==> flow/design.v <==
`timescale 1ns / 1ps
module chacha20_quarter#(parameter N = 32)(
    input wire [N-1:0] a,
    input wire [N-1:0] b,
    input wire [N-1:0] c,
    input wire [N-1:0] d,
    output wire [N-1:0] a_out,
    output wire [N-1:0] b_out,
    output wire [N-1:0] c_out,
    output wire [N-1:0] d_out
);
function [N-1:0] rotate_left;
    input [N-1:0] value;
    input integer amount;
    begin
        rotate_left = (value << amount) | (value >> (32 - amount));
    end
endfunction
wire [N-1:0] a1, b1, c1, d1;
wire [N-1:0] a2, b2, c2, d2;
assign a1 = a + b;
assign d1 = rotate_left(d ^ a1, 16);
assign c1 = c + d1;
assign b1 = rotate_left(b ^ c1, 12);
assign a2 = a1 + b1;
assign d2 = rotate_left(d1 ^ a2, 8);
assign c2 = c1 + d2;
assign b2 = rotate_left(b1 ^ c2, 7);
assign a_out = a2;
assign b_out = b2;
assign c_out = c2;
assign d_out = d2;
endmodule
`timescale 1ns / 1ps
module multiple_rounds#(parameter N = 32, parameter M= 20)(
  input clk, input rst,
  input wire [N-1:0] a,
  input wire [N-1:0] b,
  input wire [N-1:0] c,
  input wire [N-1:0] d,
  output wire [N-1:0] a_out,
  output wire [N-1:0] b_out,
  output wire [N-1:0] c_out,
  output wire [N-1:0] d_out,
  output reg ready);
  reg [N-1:0] a_hold_0;
  reg [N-1:0] b_hold_0;
  reg [N-1:0] c_hold_0;
  reg [N-1:0] d_hold_0;
  wire [N-1:0] a_next_0;
  wire [N-1:0] b_next_0;
  wire [N-1:0] c_next_0;
  wire [N-1:0] d_next_0;
  reg [N-1:0] a_hold_1;
  reg [N-1:0] b_hold_1;
  reg [N-1:0] c_hold_1;
  reg [N-1:0] d_hold_1;
  wire [N-1:0] a_next_1;
  wire [N-1:0] b_next_1;
  wire [N-1:0] c_next_1;
  wire [N-1:0] d_next_1;
  reg [N-1:0] a_hold_2;
  reg [N-1:0] b_hold_2;
  reg [N-1:0] c_hold_2;
  reg [N-1:0] d_hold_2;
  wire [N-1:0] a_next_2;
  wire [N-1:0] b_next_2;
  wire [N-1:0] c_next_2;
  wire [N-1:0] d_next_2;
  reg [N-1:0] a_hold_3;
  reg [N-1:0] b_hold_3;
  reg [N-1:0] c_hold_3;
  reg [N-1:0] d_hold_3;
  wire [N-1:0] a_next_3;
  wire [N-1:0] b_next_3;
  wire [N-1:0] c_next_3;
  wire [N-1:0] d_next_3;
  reg [N-1:0] a_hold_4;
  reg [N-1:0] b_hold_4;
  reg [N-1:0] c_hold_4;
  reg [N-1:0] d_hold_4;
  wire [N-1:0] a_next_4;
  wire [N-1:0] b_next_4;
  wire [N-1:0] c_next_4;
  wire [N-1:0] d_next_4;
  reg [N-1:0] a_hold_5;
  reg [N-1:0] b_hold_5;
  reg [N-1:0] c_hold_5;
  reg [N-1:0] d_hold_5;
  wire [N-1:0] a_next_5;
  wire [N-1:0] b_next_5;
  wire [N-1:0] c_next_5;
  wire [N-1:0] d_next_5;
  reg [N-1:0] a_hold_6;
  reg [N-1:0] b_hold_6;
  reg [N-1:0] c_hold_6;
  reg [N-1:0] d_hold_6;
  wire [N-1:0] a_next_6;
  wire [N-1:0] b_next_6;
  wire [N-1:0] c_next_6;
  wire [N-1:0] d_next_6;
  reg [N-1:0] a_hold_7;
  reg [N-1:0] b_hold_7;
  reg [N-1:0] c_hold_7;
  reg [N-1:0] d_hold_7;
  wire [N-1:0] a_next_7;
  wire [N-1:0] b_next_7;
  wire [N-1:0] c_next_7;
  wire [N-1:0] d_next_7;
  reg [N-1:0] a_hold_8;
  reg [N-1:0] b_hold_8;
  reg [N-1:0] c_hold_8;
  reg [N-1:0] d_hold_8;
  wire [N-1:0] a_next_8;
  wire [N-1:0] b_next_8;
  wire [N-1:0] c_next_8;
  wire [N-1:0] d_next_8;
  reg [N-1:0] a_hold_9;
  reg [N-1:0] b_hold_9;
  reg [N-1:0] c_hold_9;
  reg [N-1:0] d_hold_9;
  wire [N-1:0] a_next_9;
  wire [N-1:0] b_next_9;
  wire [N-1:0] c_next_9;
  wire [N-1:0] d_next_9;
  reg [N-1:0] a_hold_10;
  reg [N-1:0] b_hold_10;
  reg [N-1:0] c_hold_10;
  reg [N-1:0] d_hold_10;
  reg [4:0] count;
  reg [4:0] count_next;
  chacha20_quarter rounds_dut0(.a(a_hold_0),.b(b_hold_0),
                              .c(c_hold_0),.d(d_hold_0),
                              .a_out(a_next_0),.b_out(b_next_0),
                              .c_out(c_next_0),.d_out(d_next_0));
  chacha20_quarter rounds_dut1(.a(a_hold_1),.b(b_hold_1),
                              .c(c_hold_1),.d(d_hold_1),
                              .a_out(a_next_1),.b_out(b_next_1),
                              .c_out(c_next_1),.d_out(d_next_1));
  chacha20_quarter rounds_dut2(.a(a_hold_2),.b(b_hold_2),
                              .c(c_hold_2),.d(d_hold_2),
                              .a_out(a_next_2),.b_out(b_next_2),
                              .c_out(c_next_2),.d_out(d_next_2));
  chacha20_quarter rounds_dut3(.a(a_hold_3),.b(b_hold_3),
                              .c(c_hold_3),.d(d_hold_3),
                              .a_out(a_next_3),.b_out(b_next_3),
                              .c_out(c_next_3),.d_out(d_next_3));
  chacha20_quarter rounds_dut4(.a(a_hold_4),.b(b_hold_4),
                              .c(c_hold_4),.d(d_hold_4),
                              .a_out(a_next_4),.b_out(b_next_4),
                              .c_out(c_next_4),.d_out(d_next_4));
  chacha20_quarter rounds_dut5(.a(a_hold_5),.b(b_hold_5),
                              .c(c_hold_5),.d(d_hold_5),
                              .a_out(a_next_5),.b_out(b_next_5),
                              .c_out(c_next_5),.d_out(d_next_5)); 
  chacha20_quarter rounds_dut6(.a(a_hold_6),.b(b_hold_6),
                              .c(c_hold_6),.d(d_hold_6),
                              .a_out(a_next_6),.b_out(b_next_6),
                              .c_out(c_next_6),.d_out(d_next_6));   
  chacha20_quarter rounds_dut7(.a(a_hold_7),.b(b_hold_7),
                              .c(c_hold_7),.d(d_hold_7),
                              .a_out(a_next_7),.b_out(b_next_7),
                              .c_out(c_next_7),.d_out(d_next_7)); 
  chacha20_quarter rounds_dut8(.a(a_hold_8),.b(b_hold_8),
                              .c(c_hold_8),.d(d_hold_8),
                              .a_out(a_next_8),.b_out(b_next_8),
                              .c_out(c_next_8),.d_out(d_next_8));
  chacha20_quarter rounds_dut9(.a(a_hold_9),.b(b_hold_9),
                              .c(c_hold_9),.d(d_hold_9),
                              .a_out(a_next_9),.b_out(b_next_9),
                              .c_out(c_next_9),.d_out(d_next_9));                                                     
  always@(posedge clk or negedge rst)begin
    if(~rst)begin
      a_hold_0 <= 'b0;
      b_hold_0 <= 'b0;
      c_hold_0 <= 'b0;
      d_hold_0 <= 'b0;
    end
    else begin
      a_hold_0 <= a;
      b_hold_0 <= b;
      c_hold_0 <= c;
      d_hold_0 <= d;
    end
  end
  always@(posedge clk or negedge rst)begin
    if(~rst)begin
      a_hold_1 <= 'b0;
      b_hold_1 <= 'b0;
      c_hold_1 <= 'b0;
      d_hold_1 <= 'b0;
    end
    else begin
      a_hold_1 <= a_next_0;
      b_hold_1 <= b_next_0;
      c_hold_1 <= c_next_0;
      d_hold_1 <= d_next_0;
    end
  end
  always@(posedge clk or negedge rst)begin
    if(~rst)begin
      a_hold_2 <= 'b0;
      b_hold_2 <= 'b0;
      c_hold_2 <= 'b0;
      d_hold_2 <= 'b0;
    end
    else begin
      a_hold_2 <= a_next_1;
      b_hold_2 <= b_next_1;
      c_hold_2 <= c_next_1;
      d_hold_2 <= d_next_1;
    end
  end
  always@(posedge clk or negedge rst)begin
    if(~rst)begin
      a_hold_3 <= 'b0;
      b_hold_3 <= 'b0;
      c_hold_3 <= 'b0;
      d_hold_3 <= 'b0;
    end
    else begin
      a_hold_3 <= a_next_2;
      b_hold_3 <= b_next_2;
      c_hold_3 <= c_next_2;
      d_hold_3 <= d_next_2;
    end
  end
  always@(posedge clk or negedge rst)begin
    if(~rst)begin
      a_hold_4 <= 'b0;
      b_hold_4 <= 'b0;
      c_hold_4 <= 'b0;
      d_hold_4 <= 'b0;
    end
    else begin
      a_hold_4 <= a_next_3;
      b_hold_4 <= b_next_3;
      c_hold_4 <= c_next_3;
      d_hold_4 <= d_next_3;
    end
  end
  always@(posedge clk or negedge rst)begin
    if(~rst)begin
      a_hold_5 <= 'b0;
      b_hold_5 <= 'b0;
      c_hold_5 <= 'b0;
      d_hold_5 <= 'b0;
    end
    else begin
      a_hold_5 <= a_next_4;
      b_hold_5 <= b_next_4;
      c_hold_5 <= c_next_4;
      d_hold_5 <= d_next_4;
    end
  end 
  always@(posedge clk or negedge rst)begin
    if(~rst)begin
      a_hold_6 <= 'b0;
      b_hold_6 <= 'b0;
      c_hold_6 <= 'b0;
      d_hold_6 <= 'b0;
    end
    else begin
      a_hold_6 <= a_next_5;
      b_hold_6 <= b_next_5;
      c_hold_6 <= c_next_5;
      d_hold_6 <= d_next_5;
    end
  end 
  always@(posedge clk or negedge rst)begin
    if(~rst)begin
      a_hold_7 <= 'b0;
      b_hold_7 <= 'b0;
      c_hold_7 <= 'b0;
      d_hold_7 <= 'b0;
    end
    else begin
      a_hold_7 <= a_next_6;
      b_hold_7 <= b_next_6;
      c_hold_7 <= c_next_6;
      d_hold_7 <= d_next_6;
    end
  end 
  always@(posedge clk or negedge rst)begin
    if(~rst)begin
      a_hold_8 <= 'b0;
      b_hold_8 <= 'b0;
      c_hold_8 <= 'b0;
      d_hold_8 <= 'b0;
    end
    else begin
      a_hold_8 <= a_next_7;
      b_hold_8 <= b_next_7;
      c_hold_8 <= c_next_7;
      d_hold_8 <= d_next_7;
    end
  end
  always@(posedge clk or negedge rst)begin
    if(~rst)begin
      a_hold_9 <= 'b0;
      b_hold_9 <= 'b0;
      c_hold_9 <= 'b0;
      d_hold_9 <= 'b0;
    end
    else begin
      a_hold_9 <= a_next_8;
      b_hold_9 <= b_next_8;
      c_hold_9 <= c_next_8;
      d_hold_9 <= d_next_8;
    end
  end
  always@(posedge clk or negedge rst)begin
    if(~rst)begin
      a_hold_10 <= 'b0;
      b_hold_10 <= 'b0;
      c_hold_10 <= 'b0;
      d_hold_10 <= 'b0;
      ready <= 'b0;
    end
    else begin
      a_hold_10 <= a_next_9;
      b_hold_10 <= b_next_9;
      c_hold_10 <= c_next_9;
      d_hold_10 <= d_next_9;
      ready <= 1'b1;
    end
  end
  assign a_out = a_hold_10;
  assign b_out = b_hold_10;
  assign c_out = c_hold_10;
  assign d_out = d_hold_10;
endmodule
# Reports on multiple_rounds
# Module multiple_rounds before and after one edit of its RTL, step after step.
# "before" refers to lines of the RTL above, "after" to lines of the edited file.
# "change" is "after" less "before", of the values as shown; "change_rel_pct" is that difference over "before", in percent.
# A cell with -- has no value.
[setup]
top = "multiple_rounds"
clk_port = "clk"
library = "sky130hd"
pvt_corner = "tt_025C_1v80"

# Diff
# The edit as a unified diff against the file above.
# A script made this edit. It changes what the design does and was not meant as an optimisation.
# begin of diff
@@ -214,5 +214,4 @@
   always@(posedge clk or negedge rst)begin
     if(~rst)begin
-      a_hold_3 <= 'b0;
       b_hold_3 <= 'b0;
       c_hold_3 <= 'b0;
@@ -220,5 +219,4 @@
     end
     else begin
-      a_hold_3 <= a_next_2;
       b_hold_3 <= b_next_2;
       c_hold_3 <= c_next_2;
@@ -226,4 +224,5 @@
     end
   end
+  always @(*) a_hold_3 = a_next_2;
   always@(posedge clk or negedge rst)begin
     if(~rst)begin
# end of diff

# Elaborated design
# Yosys after proc, flatten, opt, wreduce and memory -nomap, before mapping. Enables and synchronous resets that opt folds into registers are not counted as muxes. Memory bits, and registers merged into a memory's read port (data or address), are not among the register bits. Print and check cells are not counted. Equal cells are merged and count once.
[word_totals]
columns = ["element", "before", "after", "change", "change_rel_pct"]
rows = [
  ["input_bits", 130, 130, 0, 0.00],
  ["out_inout_bits", 129, 129, 0, 0.00],
  ["wordCells", 165, 164, -1, -0.61],
  ["reg_bits", 1409, 1377, -32, -2.27],
]
[classes]
columns = ["element", "before", "after", "change", "change_rel_pct"]
rows = [
  ["add_sub_neg", 40, 40, 0, 0.00],
  ["logic", 80, 80, 0, 0.00],
]
[ops]
columns = ["op", "before", "after", "change", "change_rel_pct"]
rows = [
  ["32-bit adder", 40, 40, 0, 0.00],
  ["32-bit XOR", 40, 40, 0, 0.00],
  ["32-bit by 12-bit bitwise OR with 32-bit output", 10, 10, 0, 0.00],
  ["32-bit by 16-bit bitwise OR with 32-bit output", 10, 10, 0, 0.00],
  ["32-bit by 7-bit bitwise OR with 32-bit output", 10, 10, 0, 0.00],
  ["32-bit by 8-bit bitwise OR with 32-bit output", 10, 10, 0, 0.00],
]

# Longest topological paths
# Yosys ltp: most cells in a row. Word level: on the elaborated netlist, between registers, memories and ports. Mapped: between sequential cells and ports; inverters and the memories' decode and read muxes count.
[depth]
columns = ["element", "before", "after", "change", "change_rel_pct"]
rows = [
  ["word_depth", 12, 19, 7, 58.33],
  ["abc_area", "0", "0", "--", "--"],
  ["depth_mapped", 52, 85, 33, 63.46],
  ["depth_no_buf", 52, 85, 33, 63.46],
]

# Synthesis result
# Source: synth_stat.txt of the flow (Yosys; design flattened, memories mapped). It holds for the ABC_AREA given above (unset counts as 0); a run with the other value may have another netlist.
[by_type]
columns = ["type", "before", "after", "change", "change_rel_pct"]
rows = [
  ["sky130_fd_sc_hd__xnor2_1", 878, 953, 75, 8.54],
  ["sky130_fd_sc_hd__nand2_1", 478, 411, -67, -14.02],
  ["sky130_fd_sc_hd__xor2_1", 1504, 1453, -51, -3.39],
  ["sky130_fd_sc_hd__nor2_1", 567, 614, 47, 8.29],
  ["sky130_fd_sc_hd__dfrtp_1", 1409, 1377, -32, -2.27],
  ["sky130_fd_sc_hd__nor3_1", 124, 155, 31, 25.00],
  ["sky130_fd_sc_hd__nand2b_1", 131, 153, 22, 16.79],
  ["sky130_fd_sc_hd__a21o_1", 601, 580, -21, -3.49],
  ["sky130_fd_sc_hd__o21ai_0", 481, 502, 21, 4.37],
  ["sky130_fd_sc_hd__ha_1", 1266, 1246, -20, -1.58],
  ["sky130_fd_sc_hd__o21a_1", 152, 171, 19, 12.50],
  ["sky130_fd_sc_hd__nor2b_1", 125, 143, 18, 14.40],
  ["sky130_fd_sc_hd__o21bai_1", 157, 172, 15, 9.55],
  ["sky130_fd_sc_hd__clkbuf_1", 37, 52, 15, 40.54],
  ["sky130_fd_sc_hd__inv_1", 352, 338, -14, -3.98],
  ["sky130_fd_sc_hd__a211oi_1", 118, 132, 14, 11.86],
  ["sky130_fd_sc_hd__o41ai_1", 7, 21, 14, 200.00],
  ["sky130_fd_sc_hd__o211ai_1", 64, 51, -13, -20.31],
]
# Not every row of either side is listed.
[synth_totals]
columns = ["element", "before", "after", "change", "change_rel_pct"]
rows = [
  ["area_um2", 105329.8, 105129.6, -200.2, -0.19],
  ["n_buf", 39, 58, 19, 48.72],
  ["mapped_cells", 10643, 10733, 90, 0.85],
  ["sequential_area_um2", 35258.8, 34458.0, -800.8, -2.27],
  ["ff_cells", 1409, 1377, -32, -2.27],
]
# By module: a second synthesis without flattening, with its own total; a netlist apart from the flattened one above.
[unflattened]
columns = ["element", "before", "after", "change", "change_rel_pct"]
rows = [
  ["cells_unflattened", 11620, 11588, -32, -0.28],
  ["area_unflattened_um2", 113012.1, 112211.4, -800.7, -0.71],
]
# Rows give one instance, submodules left out.
[by_module_before]
columns = ["module", "mod_seq_area_um2", "cells", "mod_area_um2", "instances"]
rows = [
  ["chacha20_quarter", 0.0, 1021, 7775.0, 10],
  ["multiple_rounds", 35258.8, 1410, 35262.6, 1],
]
[by_module_after]
columns = ["module", "mod_seq_area_um2", "cells", "mod_area_um2", "instances"]
rows = [
  ["chacha20_quarter", 0.0, 1021, 7775.0, 10],
  ["multiple_rounds", 34458.0, 1378, 34461.8, 1],
]

# Worst setup path after synthesis
# OpenSTA on the mapped netlist: ideal clock, no wires. The path of least setup slack (recovery checks aside). Input and output delay are each 20% of the period. Register names are those of the netlist, which keeps one name where synthesis merged equal registers.
[synth_path]
columns = ["element", "before", "after", "change", "change_rel_pct"]
rows = [
  ["kind", "flip-flop to flip-flop", "flip-flop to flip-flop", "--", "--"],
  ["startpoint", "register b_hold_6[0]", "register b_hold_2[0]", "--", "--"],
  ["endpoint", "register b_hold_7[5]", "register b_hold_4[5]", "--", "--"],
  ["period_ps", 18000, 18000, 0, 0.00],
  ["slack_ps", 7616, 1756, -5860, "--"],
  ["path_buffers", 0, 0, 0, "--"],
  ["setup_ps", 79, 134, 55, "--"],
  ["delay_ps", 10384, 16244, 5860, 56.43],
  ["required_time_ps", 17921, 17866, -55, -0.31],
  ["arrival_ps", 10305, 16110, 5805, 56.33],
  ["launch_ps", 0, 0, 0, "--"],
  ["path_stages", 46, 81, 35, 76.09],
  ["period_less_setup_slack_ps", 10384, 16244, 5860, 56.43],
]
# "delay_ps" = arrival - input delay + setup time.
# "path_stages" counts driving pins, that of a launching flip-flop among them; a cell with two outputs on the path counts twice.
# "period_less_setup_slack_ps" is the clock period less the worst setup slack; recovery checks do not enter. This is arithmetic on one report: input and output delays are still those of the set period (20% each).
# The rows between start and end are the longest chain of elaborated cells between them; the timing report does not say that the signal goes this way. Where chains are equally long, one stands for them.
# Each line given opens the expression or statement behind the cell; cells for indexed reads and writes are added by Yosys, which also makes memories of some case tables.
[synth_between_before]
path_cell_list = "sky130_fd_sc_hd__dfrtp_1 -> sky130_fd_sc_hd__ha_1 -> sky130_fd_sc_hd__fa_1 -> sky130_fd_sc_hd__a211oi_1 -> sky130_fd_sc_hd__nor2_1 -> sky130_fd_sc_hd__a211oi_1 -> sky130_fd_sc_hd__a211oi_1 -> sky130_fd_sc_hd__o21a_1 -> sky130_fd_sc_hd__nor2_1 -> sky130_fd_sc_hd__o21ai_0 -> sky130_fd_sc_hd__a21oi_1 -> sky130_fd_sc_hd__xnor2_1 -> sky130_fd_sc_hd__xor2_1 -> sky130_fd_sc_hd__ha_1 -> sky130_fd_sc_hd__nor2b_1 -> sky130_fd_sc_hd__a311o_1 -> sky130_fd_sc_hd__o311a_1 -> sky130_fd_sc_hd__a221oi_2 -> [10 not listed] -> sky130_fd_sc_hd__a221o_1 -> sky130_fd_sc_hd__nor3_2 -> sky130_fd_sc_hd__o31ai_1 -> sky130_fd_sc_hd__a221o_1 -> sky130_fd_sc_hd__a21oi_2 -> sky130_fd_sc_hd__xor3_1 -> sky130_fd_sc_hd__ha_1 -> sky130_fd_sc_hd__a21o_1 -> sky130_fd_sc_hd__a21oi_1 -> sky130_fd_sc_hd__a21boi_0 -> sky130_fd_sc_hd__a31oi_1 -> sky130_fd_sc_hd__a21oi_1 -> sky130_fd_sc_hd__a221oi_1 -> sky130_fd_sc_hd__o21ai_0 -> sky130_fd_sc_hd__a21o_1 -> sky130_fd_sc_hd__nor4b_1 -> sky130_fd_sc_hd__a211o_1 -> sky130_fd_sc_hd__xor2_1"
elab_chain_len = 12
cells_between = 12
cone_lines = 9
classes_between = "add/sub: 4; logic: 8"
[synth_rtl_before]
columns = ["element", "line_no", "source"]
rows = [
  ["start, declared", 95, "reg [N-1:0] b_hold_6;"],
  ["start, assigned", 259, "b_hold_6 <= 'b0;"],
  ["start, assigned", 265, "b_hold_6 <= b_next_5;"],
  ["32-bit adder", 21, "assign a1 = a + b;"],
  ["32-bit XOR", 22, "assign d1 = rotate_left(d ^ a1, 16);"],
  ["32-bit by 16-bit bitwise OR with 32-bit output", 16, "rotate_left = (value << amount) | (value >> (32 - amount));"],
  ["32-bit adder", 23, "assign c1 = c + d1;"],
  ["32-bit XOR", 24, "assign b1 = rotate_left(b ^ c1, 12);"],
  ["32-bit by 12-bit bitwise OR with 32-bit output", 16, ""],
  ["32-bit adder", 25, "assign a2 = a1 + b1;"],
  ["32-bit XOR", 26, "assign d2 = rotate_left(d1 ^ a2, 8);"],
  ["32-bit by 8-bit bitwise OR with 32-bit output", 16, ""],
  ["32-bit adder", 27, "assign c2 = c1 + d2;"],
  ["32-bit XOR", 28, "assign b2 = rotate_left(b1 ^ c2, 7);"],
  ["32-bit by 7-bit bitwise OR with 32-bit output", 16, ""],
  ["end, assigned", 273, "b_hold_7 <= 'b0;"],
  ["end, assigned", 279, "b_hold_7 <= b_next_6;"],
  ["end, declared", 103, "reg [N-1:0] b_hold_7;"],
]
# Nets of the timed path that keep an RTL name, with a line that drives or declares them; the list need not be complete.
[synth_nets_before]
columns = ["net", "line_no"]
rows = [
  ["d_next_6[7]", 16],
  ["c_next_6[30]", 27],
]
[synth_between_after]
path_cell_list = "sky130_fd_sc_hd__dfrtp_1 -> sky130_fd_sc_hd__ha_1 -> sky130_fd_sc_hd__inv_1 -> sky130_fd_sc_hd__fa_1 -> sky130_fd_sc_hd__nor2b_1 -> sky130_fd_sc_hd__o31a_1 -> sky130_fd_sc_hd__o22ai_1 -> sky130_fd_sc_hd__o31a_1 -> sky130_fd_sc_hd__a21o_1 -> sky130_fd_sc_hd__xnor2_1 -> sky130_fd_sc_hd__xor2_1 -> sky130_fd_sc_hd__ha_1 -> sky130_fd_sc_hd__fa_1 -> sky130_fd_sc_hd__a21o_1 -> sky130_fd_sc_hd__a21oi_1 -> sky130_fd_sc_hd__nor2b_1 -> sky130_fd_sc_hd__o221a_2 -> sky130_fd_sc_hd__o2111a_1 -> [45 not listed] -> sky130_fd_sc_hd__nand3_1 -> sky130_fd_sc_hd__a21oi_1 -> sky130_fd_sc_hd__a31oi_1 -> sky130_fd_sc_hd__o41ai_1 -> sky130_fd_sc_hd__xor2_1 -> sky130_fd_sc_hd__xor3_1 -> sky130_fd_sc_hd__ha_1 -> sky130_fd_sc_hd__a21oi_1 -> sky130_fd_sc_hd__nor2_1 -> sky130_fd_sc_hd__nor2_1 -> sky130_fd_sc_hd__o21ai_1 -> sky130_fd_sc_hd__or4_1 -> sky130_fd_sc_hd__o21ai_1 -> sky130_fd_sc_hd__a311oi_1 -> sky130_fd_sc_hd__or4_1 -> sky130_fd_sc_hd__a31o_2 -> sky130_fd_sc_hd__a21oi_2 -> sky130_fd_sc_hd__xnor3_1"
elab_chain_len = 19
cells_between = 19
cone_lines = 9
classes_between = "add/sub: 7; logic: 12"
[synth_rtl_after]
columns = ["element", "line_no", "source"]
rows = [
  ["start, declared", 63, "reg [N-1:0] b_hold_2;"],
  ["start, assigned", 203, "b_hold_2 <= 'b0;"],
  ["start, assigned", 209, "b_hold_2 <= b_next_1;"],
  ["32-bit adder", 21, "assign a1 = a + b;"],
  ["32-bit XOR", 22, "assign d1 = rotate_left(d ^ a1, 16);"],
  ["32-bit by 16-bit bitwise OR with 32-bit output", 16, "rotate_left = (value << amount) | (value >> (32 - amount));"],
  ["32-bit adder", 23, "assign c1 = c + d1;"],
  ["32-bit XOR", 24, "assign b1 = rotate_left(b ^ c1, 12);"],
  ["32-bit by 12-bit bitwise OR with 32-bit output", 16, ""],
  ["32-bit adder", 25, "assign a2 = a1 + b1;"],
  ["[5 not listed]", "--", ""],
  ["32-bit by 12-bit bitwise OR with 32-bit output", 16, ""],
  ["32-bit adder", 25, ""],
  ["32-bit XOR", 26, "assign d2 = rotate_left(d1 ^ a2, 8);"],
  ["32-bit by 8-bit bitwise OR with 32-bit output", 16, ""],
  ["32-bit adder", 27, "assign c2 = c1 + d2;"],
  ["32-bit XOR", 28, "assign b2 = rotate_left(b1 ^ c2, 7);"],
  ["32-bit by 7-bit bitwise OR with 32-bit output", 16, ""],
  ["end, assigned", 230, "b_hold_4 <= 'b0;"],
  ["end, assigned", 236, "b_hold_4 <= b_next_3;"],
  ["end, declared", 79, "reg [N-1:0] b_hold_4;"],
]
[synth_nets_after]
columns = ["net", "line_no"]
rows = [
  ["d_next_3[7]", 16],
]

# Path in the finished layout
# From the final timing report of each run of pair 1: the path of least setup slack in the routed layout; clock arrival at registers is part of the times.
# The path's times are printed in steps of 10 ps; the period is the one set.
[layout_path]
columns = ["element", "before", "after", "change", "change_rel_pct"]
rows = [
  ["kind", "flip-flop to flip-flop", "flip-flop to flip-flop", "--", "--"],
  ["startpoint", "register b_hold_9[0]", "register b_hold_2[0]", "--", "--"],
  ["endpoint", "register b_hold_10[6]", "register b_hold_4[6]", "--", "--"],
  ["setup_ps", 130, 120, -10, "--"],
  ["arrival_ps", 16090, 17990, 1900, 11.81],
  ["period_ps", 18000, 18000, 0, 0.00],
  ["path_stages", 49, 82, 33, 67.35],
  ["required_time_ps", 18720, 18760, 40, 0.21],
  ["launch_ps", 850, 820, -30, -3.53],
  ["path_buffers", 0, 4, 4, "--"],
  ["slack_ps", 2630, 770, -1860, "--"],
]
# The rows between start and end are the longest chain of elaborated cells between them; the timing report does not say that the signal goes this way. Where chains are equally long, one stands for them.
[layout_between_before]
path_cell_list = "sky130_fd_sc_hd__dfrtp_1 -> sky130_fd_sc_hd__ha_1 -> sky130_fd_sc_hd__inv_1 -> sky130_fd_sc_hd__fa_1 -> sky130_fd_sc_hd__nor2b_1 -> sky130_fd_sc_hd__o21a_1 -> sky130_fd_sc_hd__o21ai_1 -> sky130_fd_sc_hd__a211oi_1 -> sky130_fd_sc_hd__o31ai_1 -> sky130_fd_sc_hd__nand2b_1 -> sky130_fd_sc_hd__a21oi_1 -> sky130_fd_sc_hd__xnor2_1 -> sky130_fd_sc_hd__xor2_1 -> sky130_fd_sc_hd__ha_1 -> sky130_fd_sc_hd__inv_1 -> sky130_fd_sc_hd__fa_1 -> sky130_fd_sc_hd__nor2b_1 -> sky130_fd_sc_hd__o21ai_0 -> [13 not listed] -> sky130_fd_sc_hd__a21o_1 -> sky130_fd_sc_hd__a2bb2oi_1 -> sky130_fd_sc_hd__a2111oi_0 -> sky130_fd_sc_hd__o21bai_1 -> sky130_fd_sc_hd__xnor2_1 -> sky130_fd_sc_hd__xnor2_1 -> sky130_fd_sc_hd__xnor2_1 -> sky130_fd_sc_hd__ha_1 -> sky130_fd_sc_hd__a21o_1 -> sky130_fd_sc_hd__a21o_1 -> sky130_fd_sc_hd__a21oi_1 -> sky130_fd_sc_hd__a2bb2oi_1 -> sky130_fd_sc_hd__a31oi_1 -> sky130_fd_sc_hd__a221oi_1 -> sky130_fd_sc_hd__o21ai_0 -> sky130_fd_sc_hd__a211o_1 -> sky130_fd_sc_hd__xnor3_1 -> sky130_fd_sc_hd__xnor2_1"
elab_chain_len = 12
cells_between = 12
cone_lines = 9
classes_between = "add/sub: 4; logic: 8"
[layout_rtl_before]
columns = ["element", "line_no", "source"]
rows = [
  ["start, declared", 119, "reg [N-1:0] b_hold_9;"],
  ["start, assigned", 301, "b_hold_9 <= 'b0;"],
  ["start, assigned", 307, "b_hold_9 <= b_next_8;"],
  ["32-bit adder", 21, "assign a1 = a + b;"],
  ["32-bit XOR", 22, "assign d1 = rotate_left(d ^ a1, 16);"],
  ["32-bit by 16-bit bitwise OR with 32-bit output", 16, "rotate_left = (value << amount) | (value >> (32 - amount));"],
  ["32-bit adder", 23, "assign c1 = c + d1;"],
  ["32-bit XOR", 24, "assign b1 = rotate_left(b ^ c1, 12);"],
  ["32-bit by 12-bit bitwise OR with 32-bit output", 16, ""],
  ["32-bit adder", 25, "assign a2 = a1 + b1;"],
  ["32-bit XOR", 26, "assign d2 = rotate_left(d1 ^ a2, 8);"],
  ["32-bit by 8-bit bitwise OR with 32-bit output", 16, ""],
  ["32-bit adder", 27, "assign c2 = c1 + d2;"],
  ["32-bit XOR", 28, "assign b2 = rotate_left(b1 ^ c2, 7);"],
  ["32-bit by 7-bit bitwise OR with 32-bit output", 16, ""],
  ["end, assigned", 315, "b_hold_10 <= 'b0;"],
  ["end, assigned", 322, "b_hold_10 <= b_next_9;"],
  ["end, declared", 127, "reg [N-1:0] b_hold_10;"],
]
# Nets of the timed path that keep an RTL name, with a line that drives or declares them; the list need not be complete.
[layout_nets_before]
columns = ["net", "line_no"]
rows = [
  ["a_next_9[31]", 25],
  ["d_next_9[7]", 16],
  ["c_next_9[31]", 27],
]
[layout_between_after]
path_cell_list = "sky130_fd_sc_hd__dfrtp_1 -> sky130_fd_sc_hd__ha_2 -> sky130_fd_sc_hd__inv_1 -> sky130_fd_sc_hd__fa_1 -> sky130_fd_sc_hd__nor2b_2 -> sky130_fd_sc_hd__o31a_1 -> sky130_fd_sc_hd__o22ai_1 -> sky130_fd_sc_hd__o31a_1 -> sky130_fd_sc_hd__a21o_4 -> sky130_fd_sc_hd__o21bai_1 -> sky130_fd_sc_hd__a21o_1 -> sky130_fd_sc_hd__a31oi_1 -> sky130_fd_sc_hd__xnor2_1 -> sky130_fd_sc_hd__xor2_1 -> sky130_fd_sc_hd__ha_1 -> sky130_fd_sc_hd__or3_1 -> sky130_fd_sc_hd__o221a_2 -> sky130_fd_sc_hd__o2111a_1 -> [46 not listed] -> sky130_fd_sc_hd__a2111oi_4 -> sky130_fd_sc_hd__o31a_1 -> sky130_fd_sc_hd__a211oi_4 -> sky130_fd_sc_hd__o21a_1 -> sky130_fd_sc_hd__nor2_1 -> sky130_fd_sc_hd__xnor2_1 -> sky130_fd_sc_hd__xor2_1 -> sky130_fd_sc_hd__ha_2 -> sky130_fd_sc_hd__a211o_1 -> sky130_fd_sc_hd__a2111oi_4 -> sky130_fd_sc_hd__o32ai_2 -> sky130_fd_sc_hd__nor3b_2 -> sky130_fd_sc_hd__o2111a_1 -> sky130_fd_sc_hd__o31ai_4 -> sky130_fd_sc_hd__a21oi_2 -> sky130_fd_sc_hd__a221o_1 -> sky130_fd_sc_hd__xnor2_1 -> sky130_fd_sc_hd__xnor3_1"
elab_chain_len = 19
cells_between = 19
cone_lines = 9
classes_between = "add/sub: 7; logic: 12"
[layout_rtl_after]
columns = ["element", "line_no", "source"]
rows = [
  ["start, declared", 63, "reg [N-1:0] b_hold_2;"],
  ["start, assigned", 203, "b_hold_2 <= 'b0;"],
  ["start, assigned", 209, "b_hold_2 <= b_next_1;"],
  ["32-bit adder", 21, "assign a1 = a + b;"],
  ["32-bit XOR", 22, "assign d1 = rotate_left(d ^ a1, 16);"],
  ["32-bit by 16-bit bitwise OR with 32-bit output", 16, "rotate_left = (value << amount) | (value >> (32 - amount));"],
  ["32-bit adder", 23, "assign c1 = c + d1;"],
  ["32-bit XOR", 24, "assign b1 = rotate_left(b ^ c1, 12);"],
  ["32-bit by 12-bit bitwise OR with 32-bit output", 16, ""],
  ["32-bit adder", 25, "assign a2 = a1 + b1;"],
  ["[5 not listed]", "--", ""],
  ["32-bit by 12-bit bitwise OR with 32-bit output", 16, ""],
  ["32-bit adder", 25, ""],
  ["32-bit XOR", 26, "assign d2 = rotate_left(d1 ^ a2, 8);"],
  ["32-bit by 8-bit bitwise OR with 32-bit output", 16, ""],
  ["32-bit adder", 27, "assign c2 = c1 + d2;"],
  ["32-bit XOR", 28, "assign b2 = rotate_left(b1 ^ c2, 7);"],
  ["32-bit by 7-bit bitwise OR with 32-bit output", 16, ""],
  ["end, assigned", 230, "b_hold_4 <= 'b0;"],
  ["end, assigned", 236, "b_hold_4 <= b_next_3;"],
  ["end, declared", 79, "reg [N-1:0] b_hold_4;"],
]
[layout_nets_after]
columns = ["net", "line_no"]
rows = [
  ["a_next_3[24]", 25],
  ["d_next_3[0]", 16],
]

# Layout results
# Runs of the flow (Yosys, OpenROAD) on both versions; the two runs of a pair have the same settings. The constraints put input and output delay at 20% of the set period each and load the outputs with 0.01 pF.
[flow_settings_pair_1]
CORE_UTILIZATION = 45
PLACE_DENSITY = 0.6
period_ns = 18.0
CAP_MARGIN = 20
CORE_MARGIN = 2
SLEW_MARGIN = 20
[measured_pair_1]
columns = ["element", "before", "after", "change", "change_rel_pct"]
rows = [
  ["worstSetupSlack_ps", 2626, 771, -1855, "--"],
  ["design.die.area_um2", 237954.0, 237505.0, -449.0, -0.19],
  ["period_less_ws_ps", 15374, 17229, 1855, 12.07],
  ["post_synth_area_um2", 105329.8, 105129.6, -200.2, -0.19],
  ["post_route_util_pct", 50.7, 51.7, 1.0, "--"],
  ["final_hold_ws_ps", 691, 703, 12, "--"],
  ["fin_tns_ps", 0, 0, 0, "--"],
]
[flow_settings_pair_2]
CELL_PAD_IN_SITES_DETAIL_PLACEMENT = 1
CELL_PAD_IN_SITES_GLOBAL_PLACEMENT = 0
CORE_MARGIN = 9
CORE_UTILIZATION = 19
CTS_CLUSTER_SIZE = 51
GPL_TIMING_DRIVEN = 1
PLACE_DENSITY_LB_ADDON = 0.04
SETUP_SLACK_MARGIN = -0.57
SLEW_MARGIN = 15
TNS_END_PERCENT = 10
period_ns = 8.86
CAP_MARGIN = 20
[measured_pair_2]
columns = ["element", "before", "after", "change", "change_rel_pct"]
rows = [
  ["worstSetupSlack_ps", -3009, -8177, -5168, "--"],
  ["design.die.area_um2", 581498.0, 580415.0, -1083.0, -0.19],
  ["period_less_ws_ps", 11869, 17037, 5168, 43.54],
  ["post_synth_area_um2", 105329.8, 105129.6, -200.2, -0.19],
  ["post_route_util_pct", 33.8, 32.3, -1.5, "--"],
  ["fin_tns_ps", -1066870, -2728670, -1661800, "--"],
]
# "period_less_ws_ps" is the run's clock period less its worst setup slack. It is reckoned from that one timing run; input and output delays stay at 20% of the period that was set.
